==> flow/design.v <==
module TCAM_TOP (
        input                   CLK
       ,input                   RESET
       ,input                   SEARCH
       ,input                   SETTING
       ,input   [DATA_BITS-1:0] KEY
       ,input   [IDWID-1:0]     SETTING_ID
       ,input   [MASKWID-1:0]   SETTING_MASKID
       ,input   [IDWID-1:0]     SETTING_PRIORITY
       ,output  [IDWID-1:0]     RULEID
       ,output                  SETTING_COMPLETE
       ,output                  SEARCH_COMPLETE
       ,output                  MISMATCH
       ,input                     DDR3_AVL_INIT
       ,input   [SDRAM_DATA-1:0]  DDR3_AVL_READDATA
       ,input                     DDR3_AVL_WAITREQUEST
       ,input                     DDR3_AVL_READDATAVALID
       ,output                    DDR3_AVL_READ
       ,output                    DDR3_AVL_WRITE
       ,output  [SDRAM_ADDR-1:0]  DDR3_AVL_ADDRESS
       ,output  [SDRAM_DATA-1:0]  DDR3_AVL_WRITEDATA
       ,output                    DDR3_AVL_BURSTCOUNT
       ,output                    DDR3_AVL_INITCOMPLETE
	);
    parameter   DATA_BITS = 128;  
    parameter   FRAGMENTS = 8;	 
    parameter   FRAG_BITS = 3;	 
    parameter   IDWID     = 16;   
    parameter   MASKWID   = 18;
    parameter   SDRAM_ADDR = 19;
    parameter   SDRAM_DATA = 256;
    localparam  FRAG_WID  = (DATA_BITS/FRAGMENTS);
    localparam  ADDR_WID  = FRAG_BITS+FRAG_WID;
    localparam  PRIOWID   = IDWID;
    localparam  KWID      = DATA_BITS;
    localparam  SEGWID    = 2+IDWID+MASKWID+KWID+PRIOWID;  
    wire [ DATA_BITS-1:0 ] in_key      = KEY;
    wire [     IDWID-1:0 ] in_id       = SETTING_ID;
    wire [   MASKWID-1:0 ] in_maskid   = SETTING_MASKID;
    wire [   PRIOWID-1:0 ] in_priority = SETTING_PRIORITY;
    wire                 w_read;
    wire                 w_write;
    wire  [ADDR_WID-1:0] w_address;
    wire  [  SEGWID-1:0] w_readdata;
    wire  [  SEGWID-1:0] w_writedata;
    wire                 w_waitrequest;
    wire                 w_readdatavalid;
    TCAM_CONTROLLER
    #( 
        .DATA_BITS            ( DATA_BITS ), 
        .FRAGMENTS            ( FRAGMENTS ), 
        .FRAG_BITS            ( FRAG_BITS ), 
        .IDWID                ( IDWID     ),
        .MASKWID              ( MASKWID   )
    )    
    TCAM_TOP_INST    
    (
        .CLK                  ( CLK              ),
        .RESET                ( RESET            ),
        .SEARCH               ( SEARCH           ),   
        .SETTING              ( SETTING          ),   
        .KEY                  ( in_key           ),   
        .SETTING_ID           ( in_id            ),   
        .SETTING_MASKID       ( in_maskid        ),   
        .SETTING_PRIORITY     ( in_priority      ),   
        .RULEID               ( RULEID           ),   
        .SETTING_COMPLETE     ( SETTING_COMPLETE ),   
        .SEARCH_COMPLETE      ( SEARCH_COMPLETE  ),   
        .MISMATCH             ( MISMATCH         ),   
        .SDRAM_READ           ( w_read           ),
        .SDRAM_WRITE          ( w_write          ),
        .SDRAM_ADDRESS        ( w_address        ),
        .SDRAM_READDATA       ( w_readdata       ),
        .SDRAM_WRITEDATA      ( w_writedata      ),
        .SDRAM_WAITREQUEST    ( w_waitrequest    ),
        .SDRAM_READDATAVALID  ( w_readdatavalid  )
    );
    SDRAM_CONTROLLER  
    #(
        .ADDR_WID                   ( SDRAM_ADDR ),
        .DATA_WID                   ( SDRAM_DATA )
    )	
    SDRAM_CONTROLLER_INST 
    (
        .CLK                        ( CLK                    ),
        .RESET                      ( RESET                  ),
        .AVM_M0_WAITREQUEST         ( DDR3_AVL_WAITREQUEST   ),
        .AVM_M0_READDATA            ( DDR3_AVL_READDATA      ),
        .AVM_M0_READDATAVALID       ( DDR3_AVL_READDATAVALID ),
        .AVM_M0_READ                ( DDR3_AVL_READ          ),
        .AVM_M0_WRITE               ( DDR3_AVL_WRITE         ),
        .AVM_M0_WRITEDATA           ( DDR3_AVL_WRITEDATA     ),
        .AVM_M0_ADDRESS             ( DDR3_AVL_ADDRESS       ),	
        .AVM_M0_BURSTCOUNT          ( DDR3_AVL_BURSTCOUNT    ),
        .AVM_S0_INIT                ( DDR3_AVL_INIT          ),   
        .AVM_S0_READ                ( w_read                 ),   
        .AVM_S0_WRITE               ( w_write                ),   
        .AVM_S0_ADDRESS             ( w_address              ),   
        .AVM_S0_WRITEDATA           ( w_writedata            ),   
        .AVM_S0_READDATA            ( w_readdata             ),   
        .AVM_S0_WAITREQUEST         ( w_waitrequest          ),   
        .AVM_S0_READDATAVALID       ( w_readdatavalid        ),   
        .AVM_S0_INITCOMPLETE        ( DDR3_AVL_INITCOMPLETE  )    
    );
endmodule
module TCAM_CONTROLLER  (
        input                       CLK
       ,input                       RESET
       ,input                       SEARCH
       ,input                       SETTING
       ,input     [    KWID-1:0 ]   KEY
       ,input     [   IDWID-1:0 ]   SETTING_ID
       ,input     [ MASKWID-1:0 ]   SETTING_MASKID
       ,input     [ PRIOWID-1:0 ]   SETTING_PRIORITY
       ,output    [   IDWID-1:0 ]   RULEID
       ,output                      SETTING_COMPLETE
       ,output                      SEARCH_COMPLETE
       ,output                      MISMATCH
       ,input     [   SEGWID-1:0 ]  SDRAM_READDATA
       ,input                       SDRAM_WAITREQUEST
       ,input                       SDRAM_READDATAVALID
       ,output                      SDRAM_READ
       ,output                      SDRAM_WRITE
       ,output    [ ADDR_WID-1:0 ]  SDRAM_ADDRESS
       ,output    [   SEGWID-1:0 ]  SDRAM_WRITEDATA
	);
    parameter   DATA_BITS = 10;  
    parameter   FRAGMENTS = 5;	 
    parameter   FRAG_BITS = 3;	 
    parameter   IDWID     = 2;   
    parameter   MASKWID   = 5;
    localparam  FRAG_WID  = (DATA_BITS/FRAGMENTS);
    localparam  ADDR_WID  = FRAG_BITS+FRAG_WID;
    localparam  PRIOWID   = IDWID;
    localparam  KWID      = DATA_BITS;
    localparam  SEGWID    = 2+IDWID+MASKWID+KWID+PRIOWID;  
    reg                  search_en_sync1;
    reg                  setting_en_sync1;
    reg  [   KWID-1:0]	 key_sync1;
    reg  [  IDWID-1:0]	 setting_id_sync1;
    reg  [MASKWID-1:0]   setting_maskid_sync1;
    reg  [PRIOWID-1:0]   setting_priority_sync1;
    always @(posedge CLK or posedge RESET)
    begin 
        if (RESET) begin 
            key_sync1              <= 0;
            search_en_sync1        <= 0;
            setting_en_sync1       <= 0;
            setting_id_sync1       <= 0;
            setting_maskid_sync1   <= 0;
            setting_priority_sync1 <= 0;
        end 
        else begin
            key_sync1		       <= KEY;
            search_en_sync1        <= SEARCH;
            setting_en_sync1       <= SETTING;
            setting_id_sync1       <= SETTING_ID;
            setting_maskid_sync1   <= SETTING_MASKID;
            setting_priority_sync1 <= SETTING_PRIORITY;
        end
    end
    wire                    w_cntl_searchcomplete;	
    wire                    w_cntl_searchdatavalid;
    wire    [SEGWID-1:0] 	w_confirm_segment;
    wire                    w_compare_complete;
    segment_engine  
    #( 
        .DATA_BITS                  ( DATA_BITS ), 
        .FRAGMENTS                  ( FRAGMENTS ), 
        .FRAG_BITS                  ( FRAG_BITS ), 
        .IDWID                      ( IDWID     ),
        .MASKWID                    ( MASKWID   )
    ) 
    SEGMENTATION_INST   
    (
        .clk                        ( CLK                    ),
        .reset                      ( RESET                  ), 
        .i_search                   ( search_en_sync1        ),
        .i_setting                  ( setting_en_sync1       ),
        .i_key                      ( key_sync1              ),
        .i_setting_id               ( setting_id_sync1       ),
        .i_setting_maskid           ( setting_maskid_sync1   ),
        .i_setting_priority         ( setting_priority_sync1 ),
        .o_search_complete          ( w_cntl_searchcomplete  ),
        .o_setting_complete			( SETTING_COMPLETE       ),
        .o_cntl_m0_searchdatavalid  ( w_cntl_searchdatavalid ),
        .i_sdram_readdata           ( SDRAM_READDATA         ),
        .i_sdram_waitrequest        ( SDRAM_WAITREQUEST      ),
        .i_sdram_readdatavalid		( SDRAM_READDATAVALID    ),
        .o_sdram_read               ( SDRAM_READ             ),
        .o_sdram_write              ( SDRAM_WRITE            ),
        .o_sdram_address            ( SDRAM_ADDRESS          ),
        .o_sdram_writedata          ( SDRAM_WRITEDATA        )
    );
    wire [  IDWID-1:0] w_mask_confirm_id;
    wire [MASKWID-1:0] w_mask_confirm_maskid;
    wire [PRIOWID-1:0] w_mask_confirm_priority;
    wire [   KWID-1:0] w_mask_confirm_key;
    wire               w_mask_confirm_id_update;
    wire               w_mask_complete;
    mask_engine 
    #( 
        .DATA_BITS                  ( DATA_BITS ), 
        .FRAGMENTS                  ( FRAGMENTS ), 
        .FRAG_BITS                  ( FRAG_BITS ), 
        .IDWID                      ( IDWID     ),
        .MASKWID                    ( MASKWID   )
    )
    MASK_ENGINE_INST   
    (
        .clk                        ( CLK                      ),
        .reset                      ( RESET                    ),
        .i_sdram_readdata           ( SDRAM_READDATA           ),
        .o_id                       ( w_mask_confirm_id        ),
        .o_maskid                   ( w_mask_confirm_maskid    ),
        .o_confirm_key              ( w_mask_confirm_key       ),
        .o_priority                 ( w_mask_confirm_priority  ),
        .i_cntl_s0_searchdatavalid  ( w_cntl_searchdatavalid   ),
        .i_segment_complete         ( w_cntl_searchcomplete    ),
        .o_id_update                ( w_mask_confirm_id_update ),
        .o_mask_complete            ( w_mask_complete          )
    );
    wire [KWID-1:0] w_pp_key6;
    ffxkclkx #(6,KWID) pp_search_key (CLK,RESET,key_sync1,w_pp_key6);
    wire [  IDWID-1:0]  w_confirm_prio_ruleid;
    wire [PRIOWID-1:0]  w_confirm_prio_priority;
    wire                w_confirm_complete;
    wire                w_confirm_prio_valid;
    confirm_engine 
    #( 
        .DATA_BITS                  ( DATA_BITS ), 
        .FRAGMENTS                  ( FRAGMENTS ), 
        .FRAG_BITS                  ( FRAG_BITS ), 
        .IDWID                      ( IDWID     ),
        .MASKWID                    ( MASKWID   )
    )
    CONFIRM_ENGINE_INST   
    (
        .clk                        ( CLK                      ),
        .reset                      ( RESET                    ),
        .i_key                      ( w_pp_key6                ),
        .i_id                       ( w_mask_confirm_id        ),
        .i_maskid                   ( w_mask_confirm_maskid    ),
        .i_priority                 ( w_mask_confirm_priority  ),
        .i_confirm_key              ( w_mask_confirm_key       ),
        .o_confirm_ruleid           ( w_confirm_prio_ruleid    ),
        .o_confirm_priority         ( w_confirm_prio_priority  ),
        .i_id_update                ( w_mask_confirm_id_update ),     
        .i_mask_complete            ( w_mask_complete          ),
        .o_confirm_complete         ( w_confirm_complete       ), 
        .o_confirm_valid            ( w_confirm_prio_valid     )
    );
    priority_engine 
    #( 
        .DATA_BITS                  ( DATA_BITS ), 
        .FRAGMENTS                  ( FRAGMENTS ), 
        .FRAG_BITS                  ( FRAG_BITS ), 
        .IDWID                      ( IDWID     ),
        .MASKWID                    ( MASKWID   )
    )
    PRIORITY_ENGINE_INST    
    (   
        .clk                        ( CLK                     ),
        .reset                      ( RESET                   ),
        .i_confirm_ruleid           ( w_confirm_prio_ruleid   ),
        .i_confirm_priority         ( w_confirm_prio_priority ),
        .o_final_id                 ( RULEID                  ), 
        .o_mismatch                 ( MISMATCH                ),
        .i_confirm_valid            ( w_confirm_prio_valid    ),
        .i_confirm_complete         ( w_confirm_complete      ),
        .o_priority_complete        ( SEARCH_COMPLETE         )
    );
endmodule
module SDRAM_CONTROLLER (
        input 		                CLK
       ,input 		                RESET
       ,input                       AVM_M0_WAITREQUEST
       ,input       [DATA_WID-1:0]	AVM_M0_READDATA
       ,input                       AVM_M0_READDATAVALID
       ,output                      AVM_M0_READ
       ,output                      AVM_M0_WRITE
       ,output reg  [DATA_WID-1:0]	AVM_M0_WRITEDATA
       ,output reg  [ADDR_WID-1:0]	AVM_M0_ADDRESS
       ,output      [        10:0]  AVM_M0_BURSTCOUNT
       ,input                       AVM_S0_INIT
       ,input                       AVM_S0_READ
       ,input                       AVM_S0_WRITE
       ,input       [ADDR_WID-1:0]  AVM_S0_ADDRESS
       ,input       [DATA_WID-1:0]  AVM_S0_WRITEDATA
       ,output reg  [DATA_WID-1:0]  AVM_S0_READDATA
       ,output                      AVM_S0_INITCOMPLETE
       ,output                      AVM_S0_WAITREQUEST
       ,output                      AVM_S0_READDATAVALID
	);
    parameter ADDR_WID = 27;
    parameter DATA_WID = 32;
    localparam IDLE  = 2'd0;
    localparam INIT  = 2'd1;
    localparam READ  = 2'd2;
    localparam WRITE = 2'd3;
    reg [ADDR_WID-1:0] 	avs_address_sync1;
    reg [DATA_WID-1:0] 	avs_writedata_sync1;
    reg 				avs_init_sync1;
    reg 				avs_read_sync1;
    reg 				avs_write_sync1;
    always @(posedge CLK or posedge RESET)
    begin 
        if (RESET) begin 
            avs_init_sync1  	<= 0;
            avs_read_sync1  	<= 0;
            avs_write_sync1 	<= 0;
            avs_address_sync1 	<= 0;
            avs_writedata_sync1 <= 0;
        end 
        else begin 
            avs_init_sync1  	<= AVM_S0_INIT;
            avs_read_sync1  	<= AVM_S0_READ;
            avs_write_sync1 	<= AVM_S0_WRITE;
            avs_address_sync1 	<= AVM_S0_ADDRESS;
            avs_writedata_sync1 <= AVM_S0_WRITEDATA;
        end
    end
    wire [ADDR_WID-1:0] max_address;
    assign max_address = {ADDR_WID{1'b1}};
    wire max_avm_address;
    assign max_avm_address = (AVM_M0_ADDRESS == max_address) ? 1'b1 : 1'b0;
    reg [3:0] wr_burst_count;
    reg drv_status_waitrequest;
    reg drv_status_init_complete;
    reg drv_status_readdatavalid;
    reg [1:0] current_state;
    always @(posedge CLK or posedge RESET) 	 
    begin 
        if (RESET) begin
            current_state <= IDLE;
            drv_status_init_complete <= 0;
        end
        else begin
            case (current_state)
                IDLE : begin
                    drv_status_waitrequest   <= 1'b0;
                    drv_status_readdatavalid <= 1'b1;
                    if (avs_init_sync1 == 1) begin
                        AVM_M0_ADDRESS   <= 0;
                        AVM_M0_WRITEDATA <= 0;
                        wr_burst_count 	 <= 0;
                        current_state 	 <= INIT;	 
                        drv_status_init_complete <= 0;
                    end
                    else if (avs_read_sync1 == 1) begin 
                        AVM_M0_ADDRESS <= avs_address_sync1;
                        drv_status_readdatavalid <= 1'b0;
                        current_state  <= READ;	 
                    end 
                    else if (avs_write_sync1 == 1) begin
                        AVM_M0_ADDRESS   <= avs_address_sync1;
                        AVM_M0_WRITEDATA <= avs_writedata_sync1;
                        current_state    <= WRITE;  
                    end
                    else begin
                        AVM_M0_ADDRESS   <= AVM_M0_ADDRESS;
                        AVM_M0_WRITEDATA <= AVM_M0_WRITEDATA;
                        current_state <= IDLE; 	 
                    end
                end
                INIT : begin
                    drv_status_waitrequest <= 1'b1;
                    if (!AVM_M0_WAITREQUEST & !max_avm_address) begin 
                        if (wr_burst_count == 0) begin 
                            AVM_M0_ADDRESS <= AVM_M0_ADDRESS + 1;
                            wr_burst_count <= 0;
                        end
                        else begin 
                            wr_burst_count <= wr_burst_count + 1;
                        end
                    end
                    else if (!AVM_M0_WAITREQUEST & max_avm_address) begin 
                        if (wr_burst_count == 0) begin 
                            drv_status_init_complete <= 1;
                            current_state <= IDLE;	 
                        end
                        else begin 
                            wr_burst_count <= wr_burst_count + 1;
                        end
                    end
                    else begin 
                        wr_burst_count <= wr_burst_count + 1;
                    end 
                end
                READ : begin
                    drv_status_waitrequest <= 1'b1;
                    if (!AVM_M0_WAITREQUEST & !AVM_M0_READDATAVALID) begin
                        current_state <= READ;	 
                    end
                    else if (!AVM_M0_WAITREQUEST & AVM_M0_READDATAVALID) begin
                        drv_status_readdatavalid <= 1'b1;
                        current_state <= IDLE; 
                    end
                    else begin
                        current_state <= READ;  
                    end
                end
                WRITE : begin
                    drv_status_waitrequest <= 1'b1;
                    if (!AVM_M0_WAITREQUEST)	current_state <= IDLE;
                    else 						current_state <= WRITE;  
                end 
                default : begin 
                    current_state <= current_state;
                end 
            endcase
        end
    end 
    assign AVM_M0_BURSTCOUNT = 1;
    assign AVM_M0_WRITE = ((current_state==WRITE || current_state==INIT) && RESET==0) ? 1'b1 : 1'b0;
    assign AVM_M0_READ  = (current_state==READ && RESET==0) ? 1'b1 : 1'b0;
    assign AVM_S0_WAITREQUEST   = drv_status_waitrequest;
    assign AVM_S0_INITCOMPLETE  = drv_status_init_complete;
    assign AVM_S0_READDATAVALID = drv_status_readdatavalid;
    always @(posedge CLK or posedge RESET) 
    begin 
        if 		(RESET)					AVM_S0_READDATA <= 0;
        else if (AVM_M0_READDATAVALID)	AVM_S0_READDATA <= AVM_M0_READDATA;
        else 							AVM_S0_READDATA <= AVM_S0_READDATA;
    end 
endmodule
module segment_engine (
        input 					clk
       ,input 					reset
       ,input                   i_search
       ,input                   i_setting
       ,input   [   KWID-1:0]   i_key
       ,input   [MASKWID-1:0]   i_setting_maskid
       ,input   [PRIOWID-1:0]   i_setting_priority
       ,input   [  IDWID-1:0]   i_setting_id
       ,output                  o_search_complete
       ,output                  o_setting_complete
       ,output                  o_cntl_m0_searchdatavalid
       ,input   [ SEGWID-1:0]   i_sdram_readdata
       ,input                   i_sdram_waitrequest
       ,input                   i_sdram_readdatavalid
       ,output                  o_sdram_read
       ,output                  o_sdram_write
       ,output  [ADDR_WID-1:0]  o_sdram_address
       ,output  [  SEGWID-1:0]  o_sdram_writedata
	);
    parameter   DATA_BITS = 10;  
    parameter   FRAGMENTS = 5;	 
    parameter   FRAG_BITS = 3;	 
    parameter   IDWID     = 2;   
    parameter   MASKWID   = 5;
    localparam  FRAG_WID  = (DATA_BITS/FRAGMENTS);
    localparam  ADDR_WID  = FRAG_BITS+FRAG_WID;
    localparam  PRIOWID   = IDWID;
    localparam  KWID      = DATA_BITS;
    localparam  SEGWID    = 2+IDWID+MASKWID+KWID+PRIOWID;  
	reg 				search_en_sync1;
	reg 				setting_en_sync1;
	reg   [   KWID-1:0]	key_sync1;
	reg   [  IDWID-1:0]	setting_id_sync1;
	reg	  [MASKWID-1:0]	setting_maskid_sync1;
    reg   [PRIOWID-1:0] setting_priority_sync1;
	always @(posedge clk or posedge reset)
	begin 
		if (reset) begin 
			key_sync1 		  	   <= 0;
			search_en_sync1   	   <= 0;
			setting_en_sync1  	   <= 0;
			setting_id_sync1  	   <= 0;
			setting_maskid_sync1   <= 0;
            setting_priority_sync1 <= 0;
		end 
		else begin
			key_sync1		       <= i_key;
			search_en_sync1        <= i_search;
			setting_en_sync1       <= i_setting;
			setting_id_sync1       <= i_setting_id;
			setting_maskid_sync1   <= i_setting_maskid;
            setting_priority_sync1 <= i_setting_priority;
		end
	end 
    wire					w_cntl_load;
    wire 					w_cntl_modify;
    wire					w_cntl_shift;
    wire 					w_cntl_search;
    wire 					w_cntl_modify_done;
    wire   [ADDR_WID-1:0]	w_fragment_key;
    fragmentation  
    #( 
        .DATA_BITS                 ( DATA_BITS          ), 
        .FRAGMENTS                 ( FRAGMENTS          ), 
        .FRAG_BITS                 ( FRAG_BITS          ), 
        .IDWID                     ( IDWID              ),
        .MASKWID                   ( MASKWID            )
    )
    FRAGMENT_INST  
    (
        .clk	                   ( clk                ),
        .reset                     ( reset              ),
        .i_key                     ( key_sync1          ),
        .o_fragment_key            ( w_fragment_key     ),
        .i_load				       ( w_cntl_load        ),
        .i_shift                   ( w_cntl_shift       )
    );
    segment_controller 
    #( 
        .FRAGMENTS                 ( FRAGMENTS                 )  
    )	
    SEGMENT_CONTROLLER_INST   
    (
        .clk                       ( clk                       ),
        .reset                     ( reset                     ), 
        .i_search_enable           ( search_en_sync1           ),
        .i_setting_enable          ( setting_en_sync1          ),
        .o_sdram_read              ( o_sdram_read              ),
        .o_sdram_write             ( o_sdram_write             ),
        .i_sdram_waitrequest       ( i_sdram_waitrequest       ),
        .i_sdram_readdatavalid     ( i_sdram_readdatavalid     ),
        .o_cntl_m0_load            ( w_cntl_load               ),
        .o_cntl_m0_modify          ( w_cntl_modify             ),
        .o_cntl_m0_shift           ( w_cntl_shift              ),
        .i_cntl_m0_modify_done     ( w_cntl_modify_done        ),
        .o_cntl_m0_searchdatavalid ( o_cntl_m0_searchdatavalid ),
        .o_search_complete         ( o_search_complete         ),
        .o_setting_complete        ( o_setting_complete        )
    );
    segment_datapath  
    #( 
        .DATA_BITS                 ( DATA_BITS              ), 
        .FRAGMENTS                 ( FRAGMENTS              ), 
        .FRAG_BITS                 ( FRAG_BITS              ), 
        .IDWID                     ( IDWID                  ),
        .MASKWID                   ( MASKWID                )
    )	
    SEGMENT_DATAPATH_INST  
    (
        .clk					   ( clk                    ),
        .reset					   ( reset                  ), 
        .i_setting_id		       ( setting_id_sync1       ),
        .i_setting_key		       ( key_sync1              ),
        .i_setting_maskid		   ( setting_maskid_sync1   ),
        .i_setting_priority        ( setting_priority_sync1 ),
        .i_fragment_key            ( w_fragment_key         ),
        .i_sdram_readdata          ( i_sdram_readdata       ),		
        .o_sdram_writedata		   ( o_sdram_writedata      ),
        .o_sdram_segment_address   ( o_sdram_address        ), 
        .i_cntl_s0_modify          ( w_cntl_modify          ),
        .o_cntl_s0_modify_done     ( w_cntl_modify_done     )
    );
endmodule
module segment_controller (
        input 		 clk
       ,input 		 reset
       ,input 		 i_search_enable
       ,input		 i_setting_enable
       ,input 		 i_sdram_waitrequest
       ,input 		 i_sdram_readdatavalid
       ,output 	reg	 o_sdram_read
       ,output 	reg	 o_sdram_write
       ,input 		 i_cntl_m0_modify_done
       ,output  	 o_cntl_m0_load
       ,output 	reg  o_cntl_m0_modify
       ,output	reg  o_cntl_m0_shift
       ,output  reg  o_cntl_m0_searchdatavalid
       ,output       o_search_complete
       ,output       o_setting_complete
	);
    parameter  FRAGMENTS = 5;	 
    localparam IDLE        = 4'b0000;  
    localparam SHIFT       = 4'b0001;  
    localparam STABLE_RD_1 = 4'b0010;  
    localparam STABLE_RD_2 = 4'b0011;  
    localparam READ        = 4'b0100;  
    localparam MODIFY      = 4'b0101;  
    localparam STABLE_WR   = 4'b0110;  
    localparam WRITE       = 4'b0111;  
    localparam COUNT       = 4'b1000;  
	reg search_mode;
	reg setting_mode;
	reg [3:0] loop_count;  
	reg [3:0] current_state; 
	always @(posedge clk or posedge reset)
	begin 
		if (reset) begin
			loop_count    <= FRAGMENTS;
			search_mode   <= 0;
			setting_mode  <= 0;
			current_state <= IDLE;
			o_sdram_read     <= 0;
			o_sdram_write    <= 0;
			o_cntl_m0_shift  <= 0;
			o_cntl_m0_modify <= 0;
			o_cntl_m0_searchdatavalid <= 0;
		end
		else begin 
			case (current_state) 
				IDLE : begin
					o_sdram_read     <= 0;
					o_sdram_write    <= 0;
					o_cntl_m0_shift  <= 0;
					o_cntl_m0_modify <= 0;
					o_cntl_m0_searchdatavalid <= 0;
					search_mode <= 0;
					setting_mode <= 0;
					loop_count <= FRAGMENTS;
					if (i_setting_enable) begin
						setting_mode  <= 1'b1;   
						current_state <= SHIFT;	 
					end 
					else if (i_search_enable) begin 
						search_mode    <= 1'b1;   
						current_state  <= SHIFT;  
					end 
					else begin 
						current_state <= IDLE;	 
					end 
				end 
				SHIFT : begin 
					o_cntl_m0_shift <= 1'b1;
					current_state <= STABLE_RD_1;  
				end 
				STABLE_RD_1 : begin
					o_cntl_m0_shift <= 1'b0;
					current_state <= STABLE_RD_2;
				end
				STABLE_RD_2 : begin
					current_state <= READ;
				end
				READ : begin
					o_sdram_read    <= 1'b1;  
					if (i_sdram_waitrequest & !i_sdram_readdatavalid) begin 
						o_sdram_read    <= 1'b0;  
						current_state <= READ;  
					end
					else if (i_sdram_waitrequest & i_sdram_readdatavalid & setting_mode) begin
						o_sdram_read    <= 1'b0;  
						current_state <= MODIFY;  
					end
					else if (i_sdram_waitrequest & i_sdram_readdatavalid & search_mode) begin
						o_sdram_read    <= 1'b0;  
						o_cntl_m0_searchdatavalid <= 1'b1;  
						current_state <= COUNT;  
					end 
					else begin 
						current_state <= READ;  
					end 
				end 
				MODIFY : begin
					o_cntl_m0_modify <= 1'b1;  
					if (i_cntl_m0_modify_done == 1) begin 
						o_cntl_m0_modify <= 1'b0;
						current_state  <= STABLE_WR;  
					end 
					else begin
						current_state <= MODIFY;  
					end 
				end 
				STABLE_WR : begin
					o_cntl_m0_modify <= 1'b0;
					current_state <= WRITE;
				end 
				WRITE : begin
					o_sdram_write    <= 1'b1;
					if 	  (i_sdram_waitrequest) 	current_state <= COUNT;	 
					else 						current_state <= WRITE;
				end 
				COUNT : begin
					o_sdram_read  <= 1'b0;
					o_sdram_write <= 1'b0;
					o_cntl_m0_searchdatavalid <= 1'b0;
					if (loop_count > 1) begin 
						loop_count <= loop_count - 1;
						current_state <= SHIFT;  
					end 
					else begin 
						current_state <= IDLE;  
					end 
				end
				default : begin
					current_state <= current_state;
				end	 
			endcase 
		end 
	end
	assign o_cntl_m0_load 	  = (current_state==IDLE & reset==0) ? 1'b1 : 1'b0;
	assign o_search_complete  = (search_mode==0 	 & reset==0) ? 1'b1 : 1'b0;
	assign o_setting_complete = (setting_mode==0 	 & reset==0) ? 1'b1 : 1'b0;
endmodule 
module segment_datapath (
        input                   clk
       ,input                   reset
       ,input   [  IDWID-1:0]   i_setting_id
       ,input   [   KWID-1:0]   i_setting_key
       ,input   [MASKWID-1:0]   i_setting_maskid
       ,input   [PRIOWID-1:0]   i_setting_priority
       ,input   [ SEGWID-1:0]   i_sdram_readdata    
       ,output  [ SEGWID-1:0]   o_sdram_writedata   
       ,input   [ADDR_WID-1:0]	i_fragment_key
       ,output  [ADDR_WID-1:0]	o_sdram_segment_address  
       ,input                   i_cntl_s0_modify
       ,output                  o_cntl_s0_modify_done
    );
    parameter	DATA_BITS = 10;  
    parameter 	FRAGMENTS = 5;	 
    parameter 	FRAG_BITS = 3;	 
    parameter	IDWID     = 2;   
    parameter   MASKWID   = 5;
    localparam 	FRAG_WID  = (DATA_BITS/FRAGMENTS);
    localparam 	ADDR_WID  = FRAG_BITS+FRAG_WID;
    localparam  PRIOWID   = IDWID;
    localparam 	KWID	  = DATA_BITS;
    localparam 	SEGWID	  = 2+IDWID+MASKWID+KWID+PRIOWID;  
    reg [SEGWID-1:0] sdram_readdata;
    always @(posedge clk or posedge reset)
    begin 
        if (reset) begin 
            sdram_readdata <= 0;
        end
        else begin 
            sdram_readdata <= i_sdram_readdata;
        end 
    end 
    addresspath_orientator 
    #( 
        .DATA_BITS                ( DATA_BITS          ), 
        .FRAGMENTS                ( FRAGMENTS          ), 
        .FRAG_BITS                ( FRAG_BITS          )
    )  
    ADDRESS_ORIENTATOR_INST   
    (
        .clk                      (clk),
        .reset                    (reset), 
        .i_fragment_key           (i_fragment_key),
        .o_sdram_segment_address  (o_sdram_segment_address)  
    );
    status_generator 
    #( 
        .DATA_BITS             ( DATA_BITS            ), 
        .FRAGMENTS             ( FRAGMENTS            ), 
        .FRAG_BITS             ( FRAG_BITS            ), 
        .IDWID                 ( IDWID                ),
        .MASKWID               ( MASKWID              )
    )
    STATUS_GENERATOR_INST   
    (
        .clk                   ( clk                   ),
        .reset                 ( reset                 ), 
        .i_modify              ( i_cntl_s0_modify      ),
        .i_setting_id          ( i_setting_id          ),
        .i_setting_key         ( i_setting_key         ),
        .i_setting_maskid      ( i_setting_maskid      ),  
        .i_setting_priority    ( i_setting_priority    ),
        .i_sdram_readdata      ( sdram_readdata        ),
        .o_sdram_writedata     ( o_sdram_writedata     ),  
        .o_modify_complete     ( o_cntl_s0_modify_done )
    );
endmodule
module addresspath_orientator (
        input						clk,
        input 						reset, 
        input		[ADDR_WID-1:0]	i_fragment_key,
        output 	reg [ADDR_WID-1:0]	o_sdram_segment_address  
	);
    parameter	DATA_BITS = 10;  
    parameter 	FRAGMENTS = 5;	 
    parameter 	FRAG_BITS = 3;	 
    localparam 	FRAG_WID  = (DATA_BITS/FRAGMENTS);
    localparam 	ADDR_WID  = FRAG_BITS+FRAG_WID;
	always @(posedge clk or posedge reset)
	begin 
		if   (reset)	o_sdram_segment_address <= 0;
		else 			o_sdram_segment_address <= i_fragment_key;
	end
endmodule
module status_generator (
        input			            clk
       ,input 			            reset 
       ,input 						i_modify
       ,input       [    KWID-1:0 ] i_setting_key
       ,input  		[   IDWID-1:0 ]	i_setting_id
       ,input 		[ MASKWID-1:0 ]	i_setting_maskid
       ,input       [ PRIOWID-1:0 ] i_setting_priority
       ,input		[  SEGWID-1:0 ]	i_sdram_readdata
       ,output 	reg	[  SEGWID-1:0 ]	o_sdram_writedata
       ,output 	 					o_modify_complete
	);
    parameter   DATA_BITS = 10;  
    parameter   FRAGMENTS = 5;	 
    parameter   FRAG_BITS = 3;	 
    parameter   IDWID     = 2;   
    parameter   MASKWID   = 5;
    localparam  FRAG_WID  = (DATA_BITS/FRAGMENTS);
    localparam  ADDR_WID  = FRAG_BITS+FRAG_WID;
    localparam  PRIOWID   = IDWID;
    localparam  KWID      = DATA_BITS;
    localparam  SEGWID    = 2+IDWID+MASKWID+KWID+PRIOWID;  
    localparam IDLE     = 0;
    localparam MODIFY   = 1;
    localparam COMPLETE = 2;
    wire cell_empty;
    assign cell_empty = ~i_sdram_readdata[SEGWID-2];
    reg [		1:0] current_state;
    reg [SEGWID-1:0] writedata_mod;
    reg				 reg_modify_complete;
    always @(posedge clk or posedge reset) 
    begin 
        if (reset) begin
            writedata_mod <= 0;
            current_state <= IDLE;
            reg_modify_complete	<= 0;
        end
        else begin 
            case (current_state)
                IDLE : begin
                    reg_modify_complete <= 1'b0;
                    if   (i_modify)	current_state <= MODIFY;  
                    else            current_state <= IDLE;  
                end 
                MODIFY : begin
                    reg_modify_complete <= 1'b0;
                    if (cell_empty) begin 
                        writedata_mod <= {2'b01, i_setting_id, i_setting_maskid, i_setting_key, i_setting_priority};
                        reg_modify_complete <= 1'b1;
                        current_state <= COMPLETE;	 
                    end
                    else begin 
                        writedata_mod <= {2'b11, i_sdram_readdata[SEGWID-3:0]};
                        reg_modify_complete <= 1'b1;
                        current_state <= COMPLETE;	 
                    end 
                end 
                COMPLETE : begin 
                    reg_modify_complete <= 1'b1;
                    current_state <= IDLE;  
                end 
                default : begin 
                    writedata_mod <= writedata_mod;
                end 
            endcase 
        end 
    end
    always @(posedge clk or posedge reset)
    begin 
        if (reset) begin 
            o_sdram_writedata <= 0;
        end 
        else if (reg_modify_complete) begin 
            o_sdram_writedata <= writedata_mod;
        end
        else begin 
            o_sdram_writedata <= o_sdram_writedata;
        end 
    end 
    assign o_modify_complete = reg_modify_complete;
endmodule
module fragmentation (
        input                       clk
       ,input                       reset
       ,input       [    KWID-1:0]  i_key
       ,output reg  [ADDR_WID-1:0]  o_fragment_key
       ,input                       i_load
       ,input                       i_shift
	);
    parameter   DATA_BITS = 10;  
    parameter   FRAGMENTS = 5;	 
    parameter   FRAG_BITS = 3;	 
    parameter   IDWID     = 2;   
    parameter   MASKWID   = 5;
    localparam  FRAG_WID  = (DATA_BITS/FRAGMENTS);
    localparam  ADDR_WID  = FRAG_BITS+FRAG_WID;
    localparam  PRIOWID   = IDWID;
    localparam  KWID      = DATA_BITS;
    localparam  SEGWID    = 2+IDWID+MASKWID+KWID+PRIOWID;  
    wire [FRAG_WID-1:0] zeros;
    assign zeros = {FRAG_WID{1'b0}};
    reg [     KWID-1:0] shift_register;
    reg [FRAG_BITS-1:0] prefix_address;
    always @(posedge clk or posedge reset)
    begin 
        if (reset) begin
            o_fragment_key <= 0;		
            shift_register <= 0;
            prefix_address <= 0;
        end 
        else if (i_load) begin 
            shift_register <= i_key;
            prefix_address <= 0;
        end
        else if (i_shift) begin
            prefix_address <= prefix_address + 1;
            o_fragment_key <= {prefix_address, shift_register[FRAG_WID-1:0]};
            shift_register <= {zeros, shift_register[KWID-1:FRAG_WID]};
        end 
        else begin
            prefix_address <= prefix_address;
            shift_register <= shift_register; 
        end
    end 
endmodule
module mask_engine (
        input                         clk
       ,input                         reset
       ,input       [  SEGWID-1:0 ]   i_sdram_readdata    
       ,output      [   IDWID-1:0 ]   o_id
       ,output      [ MASKWID-1:0 ]   o_maskid
       ,output      [    KWID-1:0 ]   o_confirm_key
       ,output      [ PRIOWID-1:0 ]   o_priority
       ,input                         i_cntl_s0_searchdatavalid
       ,input                         i_segment_complete
       ,output                        o_id_update
       ,output                        o_mask_complete
    );
    parameter	DATA_BITS = 10;  
    parameter 	FRAGMENTS = 5;	 
    parameter 	FRAG_BITS = 3;	 
    parameter	IDWID     = 2;   
    parameter   MASKWID   = 5;
    localparam  PRIOWID   = IDWID;
    localparam 	KWID	  = DATA_BITS;
    localparam 	SEGWID	  = 2+IDWID+MASKWID+KWID+PRIOWID;  
    reg               r_id_valid;
    reg [  IDWID-1:0] r_id;
    reg [MASKWID-1:0] r_maskid;
    reg [   KWID-1:0] r_confirm_key;
    reg [PRIOWID-1:0] r_priority;
    always @(posedge clk or posedge reset)
    begin 
        if (reset) begin 
            r_id_valid    <= 'h0;
            r_id          <= 'h0;
            r_maskid      <= 'h0;
            r_priority    <= 'h0;
            r_confirm_key <= 'h0;
        end
        else if (i_cntl_s0_searchdatavalid) begin
            r_id_valid    <= (~i_sdram_readdata[SEGWID-1] & i_sdram_readdata[SEGWID-2]);  
            r_id          <= i_sdram_readdata[       SEGWID-3:KWID+MASKWID+PRIOWID ];
            r_maskid      <= i_sdram_readdata[ KWID+MASKWID+PRIOWID-1:KWID+PRIOWID ];
            r_confirm_key <= i_sdram_readdata[ KWID+PRIOWID-1:PRIOWID ];
            r_priority    <= i_sdram_readdata[      PRIOWID-1:0            ];
        end 
    end
    reg r_searchdatavalid_sync1;
    always @(posedge clk or posedge reset)
    begin 
        if (reset)  r_searchdatavalid_sync1 <= 0;
        else        r_searchdatavalid_sync1 <= i_cntl_s0_searchdatavalid;
    end 
    wire p_searchdatavalid; 
    assign p_searchdatavalid = (i_cntl_s0_searchdatavalid & ~r_searchdatavalid_sync1);
    reg r_segment_complete_sync1;
    always @(posedge clk or posedge reset)
    begin 
        if   (reset) r_segment_complete_sync1 <= 0;
        else         r_segment_complete_sync1 <= i_segment_complete;
    end 
    wire p_segment_complete;
    assign p_segment_complete = (i_segment_complete & ~r_segment_complete_sync1);
    wire p_segment_processing;
    assign p_segment_processing = (~i_segment_complete & r_segment_complete_sync1);
    reg [        1:0] ro_id_valid;
    reg [  IDWID-1:0] ro_id;
    reg [MASKWID-1:0] ro_maskid;
    reg [   KWID-1:0] ro_confirm_key;
    reg [PRIOWID-1:0] ro_priority;
    always @(posedge clk or posedge reset)
    begin 
        if (reset) begin 
            ro_id          <= 'h0;
            ro_maskid      <= 'h0;
            ro_priority    <= 'h0;
            ro_confirm_key <= 'h0;
        end
        else if (p_segment_complete) begin 
            ro_id          <= 'h0;
            ro_maskid      <= 'h0;
            ro_priority    <= 'h0;
            ro_confirm_key <= 'h0;
        end
        else if (r_id_valid) begin 
            ro_id          <= r_id;
            ro_maskid      <= r_maskid;
            ro_priority    <= r_priority;
            ro_confirm_key <= r_confirm_key;
        end  
        else begin 
            ro_id          <= ro_id;
            ro_maskid      <= ro_maskid;
            ro_priority    <= ro_priority;
            ro_confirm_key <= ro_confirm_key;
        end 
    end
    assign o_id          = ro_id;            
    assign o_maskid      = ro_maskid;     
    assign o_priority    = ro_priority;   
    assign o_confirm_key = ro_confirm_key;
    wire w_new_id;
    assign w_new_id = ~p_segment_complete & p_searchdatavalid & r_id_valid;
    reg ro_id_update;
    always @(posedge clk or posedge reset)
    begin 
        if      ( reset        )  ro_id_update <= 1'b0;
        else if ( w_new_id     )  ro_id_update <= 1'b1;
        else if ( ro_id_update )  ro_id_update <= 1'b0;
        else                      ro_id_update <= ro_id_update;
    end 
    assign o_id_update = ro_id_update;
    reg ro_mask_complete;
    always @(posedge clk or posedge reset)
    begin 
        if      ( reset                )  ro_mask_complete <= 1'b0;
        else if ( p_segment_complete   )  ro_mask_complete <= 1'b1;
        else if ( p_segment_processing )  ro_mask_complete <= 1'b0;
        else                              ro_mask_complete <= ro_mask_complete;
    end
    assign o_mask_complete = ro_mask_complete;
endmodule
module confirm_engine (
        input                       clk
       ,input                       reset
       ,input   [     KWID-1:0 ]    i_key
       ,input   [    IDWID-1:0 ]    i_id
       ,input   [  MASKWID-1:0 ]    i_maskid
       ,input   [  PRIOWID-1:0 ]    i_priority
       ,input   [     KWID-1:0 ]    i_confirm_key
       ,output  [    IDWID-1:0 ] 	o_confirm_ruleid
       ,output  [  PRIOWID-1:0 ]    o_confirm_priority
       ,input                       i_id_update       
       ,input                       i_mask_complete
       ,output                      o_confirm_complete
       ,output                      o_confirm_valid
	);
    parameter   DATA_BITS = 10;  
    parameter   FRAGMENTS = 5;	 
    parameter   FRAG_BITS = 3;	 
    parameter   IDWID     = 2;   
    parameter   MASKWID   = 5;
    localparam  FRAG_WID  = (DATA_BITS/FRAGMENTS);
    localparam  PRIOWID   = IDWID;
    localparam  KWID      = DATA_BITS;
    localparam  SEGWID    = 2+IDWID+MASKWID+KWID+PRIOWID;  
    localparam  CNFM_WID  = (DATA_BITS/MASKWID);
    reg r_mask_complete_sync1;
    always @(posedge clk or posedge reset)
    begin 
        if   (reset) r_mask_complete_sync1 <= 0;
        else         r_mask_complete_sync1 <= i_mask_complete;
    end 
    wire p_mask_complete;
    assign p_mask_complete = (i_mask_complete & ~r_mask_complete_sync1);
    wire p_mask_processing;
    assign p_mask_processing = (~i_mask_complete & r_mask_complete_sync1);
    reg [   KWID-1:0] r_key;
    reg [  IDWID-1:0] r_id;
    reg [MASKWID-1:0] r_maskid;
    reg [   KWID-1:0] r_confirm_key;
    reg [PRIOWID-1:0] r_priority; 
    always @(posedge clk or posedge reset)
    begin 
        if (reset) begin 
            r_key         <= 'h0;
            r_id          <= 'h0;
            r_maskid      <= 'h0;
            r_priority    <= 'h0;
            r_confirm_key <= 'h0;
        end 
        else if (p_mask_complete) begin 
            r_key         <= i_key;
            r_id          <= 'h0;
            r_maskid      <= 'h0;
            r_priority    <= 'h0;
            r_confirm_key <= 'h0;
        end 
        else if (i_id_update) begin 
            r_key         <= i_key;
            r_id          <= i_id;
            r_maskid      <= i_maskid;
            r_priority    <= i_priority;
            r_confirm_key <= i_confirm_key;
        end 
        else begin 
            r_key         <= r_key;
            r_id          <= r_id;
            r_maskid      <= r_maskid;
            r_priority    <= r_priority;
            r_confirm_key <= r_confirm_key;
        end 
    end 
    reg [MASKWID-1:0] r_id_match_vector;
    generate 
        genvar mask_idx;
    for (mask_idx = 0; mask_idx < MASKWID; mask_idx=mask_idx+1)
        begin: mask_bit
            always @(posedge clk or posedge reset)
            begin 
                if (reset) begin
                    r_id_match_vector[mask_idx] <= 0;
                end 
                else begin 
                    r_id_match_vector[mask_idx] <= (r_maskid[mask_idx]) ? 1'b1 : (r_confirm_key[(CNFM_WID+(CNFM_WID*mask_idx)-1):(CNFM_WID*mask_idx)] == r_key[(CNFM_WID+(CNFM_WID*mask_idx)-1):(CNFM_WID*mask_idx)]);
                end
            end
        end
    endgenerate
    wire w_id_match;
    assign w_id_match = &r_id_match_vector;
    reg [  IDWID-1:0] ro_confirm_ruleid;
    reg [PRIOWID-1:0] ro_confirm_priority;
    reg               ro_confirm_valid;
    always @(posedge clk or posedge reset)
    begin 
        if      ( reset      )  ro_confirm_ruleid <= 'h0;
        else if ( w_id_match )  ro_confirm_ruleid <= r_id;   
        else                    ro_confirm_ruleid <= ro_confirm_ruleid;
    end
    always @(posedge clk or posedge reset)
    begin 
        if      ( reset      )  ro_confirm_priority <= 'h0;
        else if ( w_id_match )  ro_confirm_priority <= r_priority; 
        else                    ro_confirm_priority <= ro_confirm_priority;
    end 
    always @(posedge clk or posedge reset) 
    begin 
        if      ( reset            )  ro_confirm_valid <= 1'b0;
        else if ( w_id_match       )  ro_confirm_valid <= 1'b1;
        else if ( ro_confirm_valid )  ro_confirm_valid <= 1'b0;
        else                          ro_confirm_valid <= ro_confirm_valid;
    end 
    assign o_confirm_ruleid   = ro_confirm_ruleid;
    assign o_confirm_priority = ro_confirm_priority;
    assign o_confirm_valid    = ro_confirm_valid;
    reg ro_confirm_complete; 
    always @(posedge clk or posedge reset)
    begin 
        if      ( reset             ) ro_confirm_complete <= 1'b0;
        else if ( p_mask_complete   ) ro_confirm_complete <= 1'b1;
        else if ( p_mask_processing ) ro_confirm_complete <= 1'b0;
        else                          ro_confirm_complete <= ro_confirm_complete;
    end 
    assign o_confirm_complete = ro_confirm_complete;
endmodule
module priority_engine (
        input                   clk
       ,input                   reset
       ,input  [   IDWID-1:0 ]  i_confirm_ruleid
       ,input  [ PRIOWID-1:0 ]  i_confirm_priority
       ,output [   IDWID-1:0 ]  o_final_id
       ,output                  o_mismatch
       ,input                   i_confirm_valid
       ,input                   i_confirm_complete
       ,output                  o_priority_complete
    );
    parameter	DATA_BITS = 10;  
    parameter 	FRAGMENTS = 5;	 
    parameter 	FRAG_BITS = 3;	 
    parameter	IDWID     = 2;   
    parameter   MASKWID   = 5;
    localparam  PRIOWID   = IDWID;
    localparam  KWID      = DATA_BITS;
    localparam  SEGWID    = 2+IDWID+MASKWID+KWID+PRIOWID;  
    reg r_confirm_complete_sync1;
    always @(posedge clk or posedge reset)
    begin 
        if   (reset) r_confirm_complete_sync1 <= 0;
        else         r_confirm_complete_sync1 <= i_confirm_complete;
    end 
    wire p_confirm_complete;
    assign p_confirm_complete = (i_confirm_complete & ~r_confirm_complete_sync1);
    wire p_confirm_processing; 
    assign p_confirm_processing = (~i_confirm_complete & r_confirm_complete_sync1);
    reg [  IDWID-1:0] r_confirm_ruleid;
    reg [PRIOWID-1:0] r_confirm_priority;
    always @(posedge clk or posedge reset)
    begin 
        if (reset) begin 
            r_confirm_ruleid   <= 'h0;
            r_confirm_priority <= 'h0;
        end 
        else if (i_confirm_complete) begin 
            r_confirm_ruleid   <= 'h0;
            r_confirm_priority <= 'h0;
        end
        else if (i_confirm_valid) begin 
            r_confirm_ruleid   <= i_confirm_ruleid;
            r_confirm_priority <= i_confirm_priority;
        end  
        else begin 
            r_confirm_ruleid   <= r_confirm_ruleid;  
            r_confirm_priority <= r_confirm_priority;
        end 
    end 
    wire w_id_select; 
    assign w_id_select = (r_confirm_priority > r_stored_priority) ? 1'b1 : 1'b0;
    reg [  IDWID-1:0] r_stored_id; 
    reg [PRIOWID-1:0] r_stored_priority;
    always @(posedge clk or posedge reset)
    begin 
        if (reset) begin 
            r_stored_id       <= 'h0;
            r_stored_priority <= 'h0;
        end 
        else if (p_confirm_complete) begin 
            r_stored_id       <= 'h0;
            r_stored_priority <= 'h0;
        end
        else if (w_id_select) begin 
            r_stored_id       <= r_confirm_ruleid;
            r_stored_priority <= r_confirm_priority;
        end
        else begin 
            r_stored_id       <= r_stored_id;
            r_stored_priority <= r_stored_priority;      
        end 
    end 
    wire w_id_match;
    assign w_id_match = ( i_confirm_valid & ~i_confirm_complete );
    reg ro_mismatch;
    always @(posedge clk or posedge reset)
    begin 
        if      ( reset              ) ro_mismatch <= 1'b1;  
        else if ( p_confirm_complete ) ro_mismatch <= 1'b1;
        else if ( w_id_match         ) ro_mismatch <= 1'b0;
        else                           ro_mismatch <= ro_mismatch;
    end
    assign o_mismatch = ro_mismatch;
    reg ro_priority_complete;
    always @(posedge clk or posedge reset)
    begin 
        if      ( reset                )  ro_priority_complete <= 1'b0;
        else if ( p_confirm_complete   )  ro_priority_complete <= 1'b1;
        else if ( p_confirm_processing )  ro_priority_complete <= 1'b0;
        else                              ro_priority_complete <= 1'b0;
    end
    assign o_priority_complete = ro_priority_complete;
    reg [IDWID-1:0] ro_final_id;
    always @(posedge clk or posedge reset)
    begin 
        if   ( reset )  ro_final_id <= 'h0;
        else            ro_final_id <= r_stored_id;    
    end 
    assign o_final_id = ro_final_id;
endmodule
module ffxkclk
    (
     clk,
     rst,
     idat,
     odat
     );
parameter           K = 3;     
input               clk,
                    rst;
input               idat;
output              odat;
wire                odat;
reg [K-1:0]         shift_dat;
wire [K:0]          shift_in;
assign              shift_in = {shift_dat,idat};
always @ (posedge clk)
    begin
    shift_dat <= shift_in[K-1:0];
    end
assign odat = shift_dat[K-1];
endmodule 
module ffxkclkx
    (
     clk,
     rst,
     idat,
     odat
     );
parameter           K = 3;   
parameter           W = 10;  
input               clk;
input               rst;
input [W-1:0]       idat;
output [W-1:0]      odat;
wire [W-1:0]        odat;
generate
    genvar bit_idx;
for (bit_idx=0;bit_idx<W;bit_idx=bit_idx+1'b1)
    begin: i_bit
    ffxkclk #(K)    flxodat (clk,rst,idat[bit_idx],odat[bit_idx]);
    end
endgenerate
endmodule 
Reports on TCAM_TOP
Tool output for the design above, in the order of the flow.
Lines are those of the file above, counted from 1.
Library cell names are shortened.
Not given: -
Set-up
  top module: TCAM_TOP
  clock: CLK
  cell library: sky130hd
  timing corner: tt_025C_1v80

Elaborated design
Counts by Yosys on the flattened word-level netlist (proc, flatten, opt, wreduce; memories kept). Register bits leave out memories and registers merged into their read ports (data or address). Print and check cells are left out.
Storage and ports
  register bits after elaboration: 3303
  input port bits: 441
  output and inout port bits: 298
  word-level cells: 479
Operators by class
  $add $sub $neg: 4
  order comparisons: 2
  equality and inequality tests: 46
  multiplexer cells: 129
  bitwise gates (word level): 34
  reductions and logical operators: 46
Operators with widths (number)
  2-to-1 mux 126 bit: 6
  2-to-1 mux 256 bit: 2
  2-to-1 mux 16 bit: 16
  2-to-1 mux 128 bit: 2
  2-to-1 mux 180 bit: 1
  == test 7 bit: 18
  2-to-1 mux 19 bit: 5
  2-to-1 mux 18 bit: 4
  2-to-1 mux 1 bit: 55
  2-to-1 mux 4 bit: 11
  parallel mux 19 bit (select 2 bit): 1
  parallel mux 4 bit (select 9 bit): 1
  nonzero test 2 bit: 17
  bitwise AND 1 bit: 21
  AND reduction 4 bit: 5
  2-to-1 mux 2 bit: 10
  adder 19 x 1 -> 19 bit with constant B: 1
  == test 19 bit with constant B: 1
  AND reduction 18 bit: 1
  parallel mux 1 bit (select 2 bit): 9
  greater-than comparator 16 bit: 1
  != test 2 x 1 -> 1 bit with constant B: 8
  == test 4 x 3 -> 1 bit with constant B: 4
  parallel mux 4 bit (select 2 bit): 2
  inverter 1 bit: 13
  AND reduction 5 bit: 2
  nonzero test 9 bit: 1
  != test 2 bit with constant B: 4
Other operator kinds: 24; their cells: 39.

Longest topological paths
Longest topological path by Yosys (ltp), each cell counted once; first at word level (registers and memories cut), then after technology mapping (sequential cells cut; the memories' decode and read muxes count).
Logic depth
  depth in word-level cells: 8
  ABC_AREA: 0
  mapped depth: 9
  mapped depth without buffers: 7

Mapped cells and area
Yosys stat after the flow's synthesis: flattened, memories mapped to cells. It holds for the ABC_AREA given above (unset counts as 0); a run with the other value may have another netlist.
Synthesis totals
  standard cells after synthesis: 6811
  chip area (Yosys): 103962.2 sq um
  sequential area: 78201.3 sq um
  flip-flops: 3235
  buffer cells: 389
Cells by type
  dfrtp_1: number 2269, area in all 5.68E+04 sq um
  dfxtp_1: number 756, area in all 1.51E+04 sq um
  mux2i_1: number 709, area in all 7.1E+03 sq um
  mux2_2: number 625, area in all 7038 sq um
  edfxtp_1: number 205, area in all 6.16E+03 sq um
  nor2_1: number 593, area in all 2.23E+03 sq um
  nand2_1: number 318, area in all 1.19E+03 sq um
  nor2b_1: number 185, area in all 1157.36 sq um
  a21oi_1: number 191, area in all 955.917 sq um
  clkbuf_1: number 201, area in all 754.474 sq um
  xor2_1: number 81, area in all 709.43 sq um
  mux2_1: number 59, area in all 664.387 sq um
  xnor2_1: number 67, area in all 586.813 sq um
  buf_4: number 78, area in all 585.562 sq um
  buf_2: number 97, area in all 485.466 sq um
  o21ai_0: number 87, area in all 435.418 sq um
  o21ai_1: number 72, area in all 360.346 sq um
  ha_1: number 24, area in all 300.288 sq um
Not listed: further types 33, cells in them 194.
By module: a second synthesis without flattening, with its own total; a netlist apart from the flattened one above.
Second synthesis, totals
  cell total of the unflattened synthesis: 7126
  area (unflattened synthesis): 112978.4 sq um
Each row is one instance without its submodules.
Modules
  SDRAM_CONTROLLER: times used 1, cells 1549, area 27637.8 sq um, sequential area 21927.3 sq um
  ffxkclk #(K=6): times used 128, cells 6, area 120.1 sq um, sequential area 120.1 sq um
  status_generator: times used 1, cells 1167, area 15061.9 sq um, sequential area 9110.0 sq um
  confirm_engine: times used 1, cells 1097, area 15043.2 sq um, sequential area 8883.5 sq um
  mask_engine: times used 1, cells 963, area 14367.5 sq um, sequential area 9033.7 sq um
  fragmentation: times used 1, cells 609, area 6702.7 sq um, sequential area 3753.6 sq um
  TCAM_CONTROLLER: times used 1, cells 181, area 4508.1 sq um, sequential area 4504.3 sq um
  segment_datapath: times used 1, cells 181, area 4508.1 sq um, sequential area 4504.3 sq um
  segment_engine: times used 1, cells 181, area 4508.1 sq um, sequential area 4504.3 sq um
  priority_engine: times used 1, cells 333, area 3926.3 sq um, sequential area 2078.2 sq um
  segment_controller #(FRAGMENTS=8): times used 1, cells 76, area 857.1 sq um, sequential area 503.0 sq um
  addresspath_orientator: times used 1, cells 20, area 479.2 sq um, sequential area 475.5 sq um
  TCAM_TOP: times used 1, cells 1, area 3.8 sq um, sequential area 0.0 sq um
  ffxkclkx: times used 1, cells 0, area 0.0 sq um, sequential area 0.0 sq um

Timing after synthesis
OpenSTA on the mapped netlist: ideal clock, no wires. The path of least setup slack (recovery checks aside). Input and output delay are each 20% of the period. Register names are those of the netlist, which keeps one name where synthesis merged equal registers.
Path post-synthesis
  path kind: in2reg
  start point: input port RESET
  end point: register SDRAM_CONTROLLER_INST.drv_status_waitrequest
  clock period: 10000 ps
  input delay: 2000 ps
  library setup time: 2746 ps
  launch time at the first pin: 2000 ps
  arrival time: 48927 ps
  data required time: 7254 ps
  path slack: -41673 ps
  delay of the path: 49673 ps
  stages: 2
  buffers on the path: 1
  period reached after synthesis: 51673 ps
"delay of the path" = arrival - input delay + setup time.
"stages" counts driving pins, that of a launching flip-flop among them; a cell with two outputs on the path counts twice.
"period reached after synthesis" is the clock period less the worst setup slack; recovery checks do not enter. This is arithmetic on one report: input and output delays are still those of the set period (20% each).
A register here has more assigning lines than the two given.
Between the ends, post-synthesis
  cells stage by stage: buf_2 > inv_1
  cells in the longest elaborated chain: 0
  elaborated cells on any way between the ends: 0
  source lines of those cells: 0
Ends and longest elaborated chain, post-synthesis
  start, declared: line 3  | ,input                   RESET
  end, assigned: line 341  | drv_status_waitrequest   <= 1'b0;
  end, assigned: line 367  | drv_status_waitrequest <= 1'b1;
  end, declared: line 328  | reg drv_status_waitrequest;

Timing after layout
Path of least setup slack in the final report of record 1 (OpenROAD, finished layout, wires in). Where an end is a register, its clock arrival counts in the times.
The path's times are printed in steps of 10 ps; the period is the one set.
Path post-layout
  path kind: in2out
  start point: input port RESET
  end point: output port DDR3_AVL_READ
  clock period: 7840 ps
  input delay: 1570 ps
  external output delay: 1570 ps
  launch time at the first pin: 1570 ps
  arrival time: 2810 ps
  data required time: 6270 ps
  path slack: 3470 ps
  stages: 3
  buffers on the path: 2
The rows between start and end are the longest chain of elaborated cells between them; the timing report does not say that the signal goes this way. Where chains are equally long, one stands for them.
A line is the first line of the expression or statement that the cell stems from. Yosys adds cells for indexed reads and writes and turns some case tables into memories.
Between the ends, post-layout
  cells stage by stage: buf_2 > nor2b_1 > clkdlybuf4s50_1
  cells in the longest elaborated chain: 3
  elaborated cells on any way between the ends: 3
  classes of those cells: mux: 1; logic: 1; reduce/logical: 1
Ends and longest elaborated chain, post-layout
  start, declared: line 3  | ,input                   RESET
  inverter 1 bit: line 416  | assign AVM_M0_READ  = (current_state==READ && RESET==0) ? 1'b1 : 1'b0;
  logical AND 1 bit: line 416
  2-to-1 mux 1 bit: line 416
  end, declared: line 18  | ,output                    DDR3_AVL_READ

# Flow runs of TCAM_TOP

TCAM_TOP through Yosys and OpenROAD on sky130hd: 2 stored runs, unordered, with their settings and measured results. The constraints put input and output delay at 20% of the set period each and load the outputs with 0.01 pF.
"achieved clock period" is the run's clock period less its worst setup slack. It is reckoned from that one timing run; input and output delays stay at 20% of the period that was set.
"worst setup path time" is the time allowed to the run's worst setup path (the clock period less input and output delay, where it has them) less its slack. Clock arrival times count: a late capture clock shortens it, a late launch clock lengthens it.
By "power" is meant OpenSTA's value without simulated activity: inputs other than the clock are taken to toggle once in ten clock periods, and the tool carries that through the logic.
"worst setup path time" is given in steps of 10 ps.
[record 1] settings: ABC_AREA=0, CAP_MARGIN=0, CORE_ASPECT_RATIO=0.71, CORE_MARGIN=7, CORE_UTILIZATION=69, CTS_CLUSTER_DIAMETER=329, GPL_TIMING_DRIVEN=0, HOLD_SLACK_MARGIN=-0.06, MAX_ROUTING_LAYER=met4, TNS_END_PERCENT=20, period_ns=7.84, SLEW_MARGIN=20
[record 1] result: chip area after synthesis (Yosys) 103962.2 sq um, die area 161894.0 sq um, standard-cell area of the final layout 124098.0 sq um, utilization 83.3 %, worst setup slack after layout 3466 ps, total negative slack 0 ps, worst hold slack 309 ps, power 0.033858 W, achieved clock period 4374 ps, worst setup path time 1240 ps, worst setup path kind in2out
[record 2] settings: ABC_AREA=0, CELL_PAD_IN_SITES_DETAIL_PLACEMENT=2, CELL_PAD_IN_SITES_GLOBAL_PLACEMENT=2, CORE_MARGIN=10, CORE_UTILIZATION=65, CTS_CLUSTER_DIAMETER=307, CTS_CLUSTER_SIZE=48, GPL_ROUTABILITY_DRIVEN=0, GPL_TIMING_DRIVEN=0, MAX_ROUTING_LAYER=met5, MIN_ROUTING_LAYER=met2, PLACE_DENSITY=0.49, SETUP_SLACK_MARGIN=0.1, SLEW_MARGIN=30, period_ns=4.66, CAP_MARGIN=20
[record 2] result: did not finish, placement stopped with DPL-0033
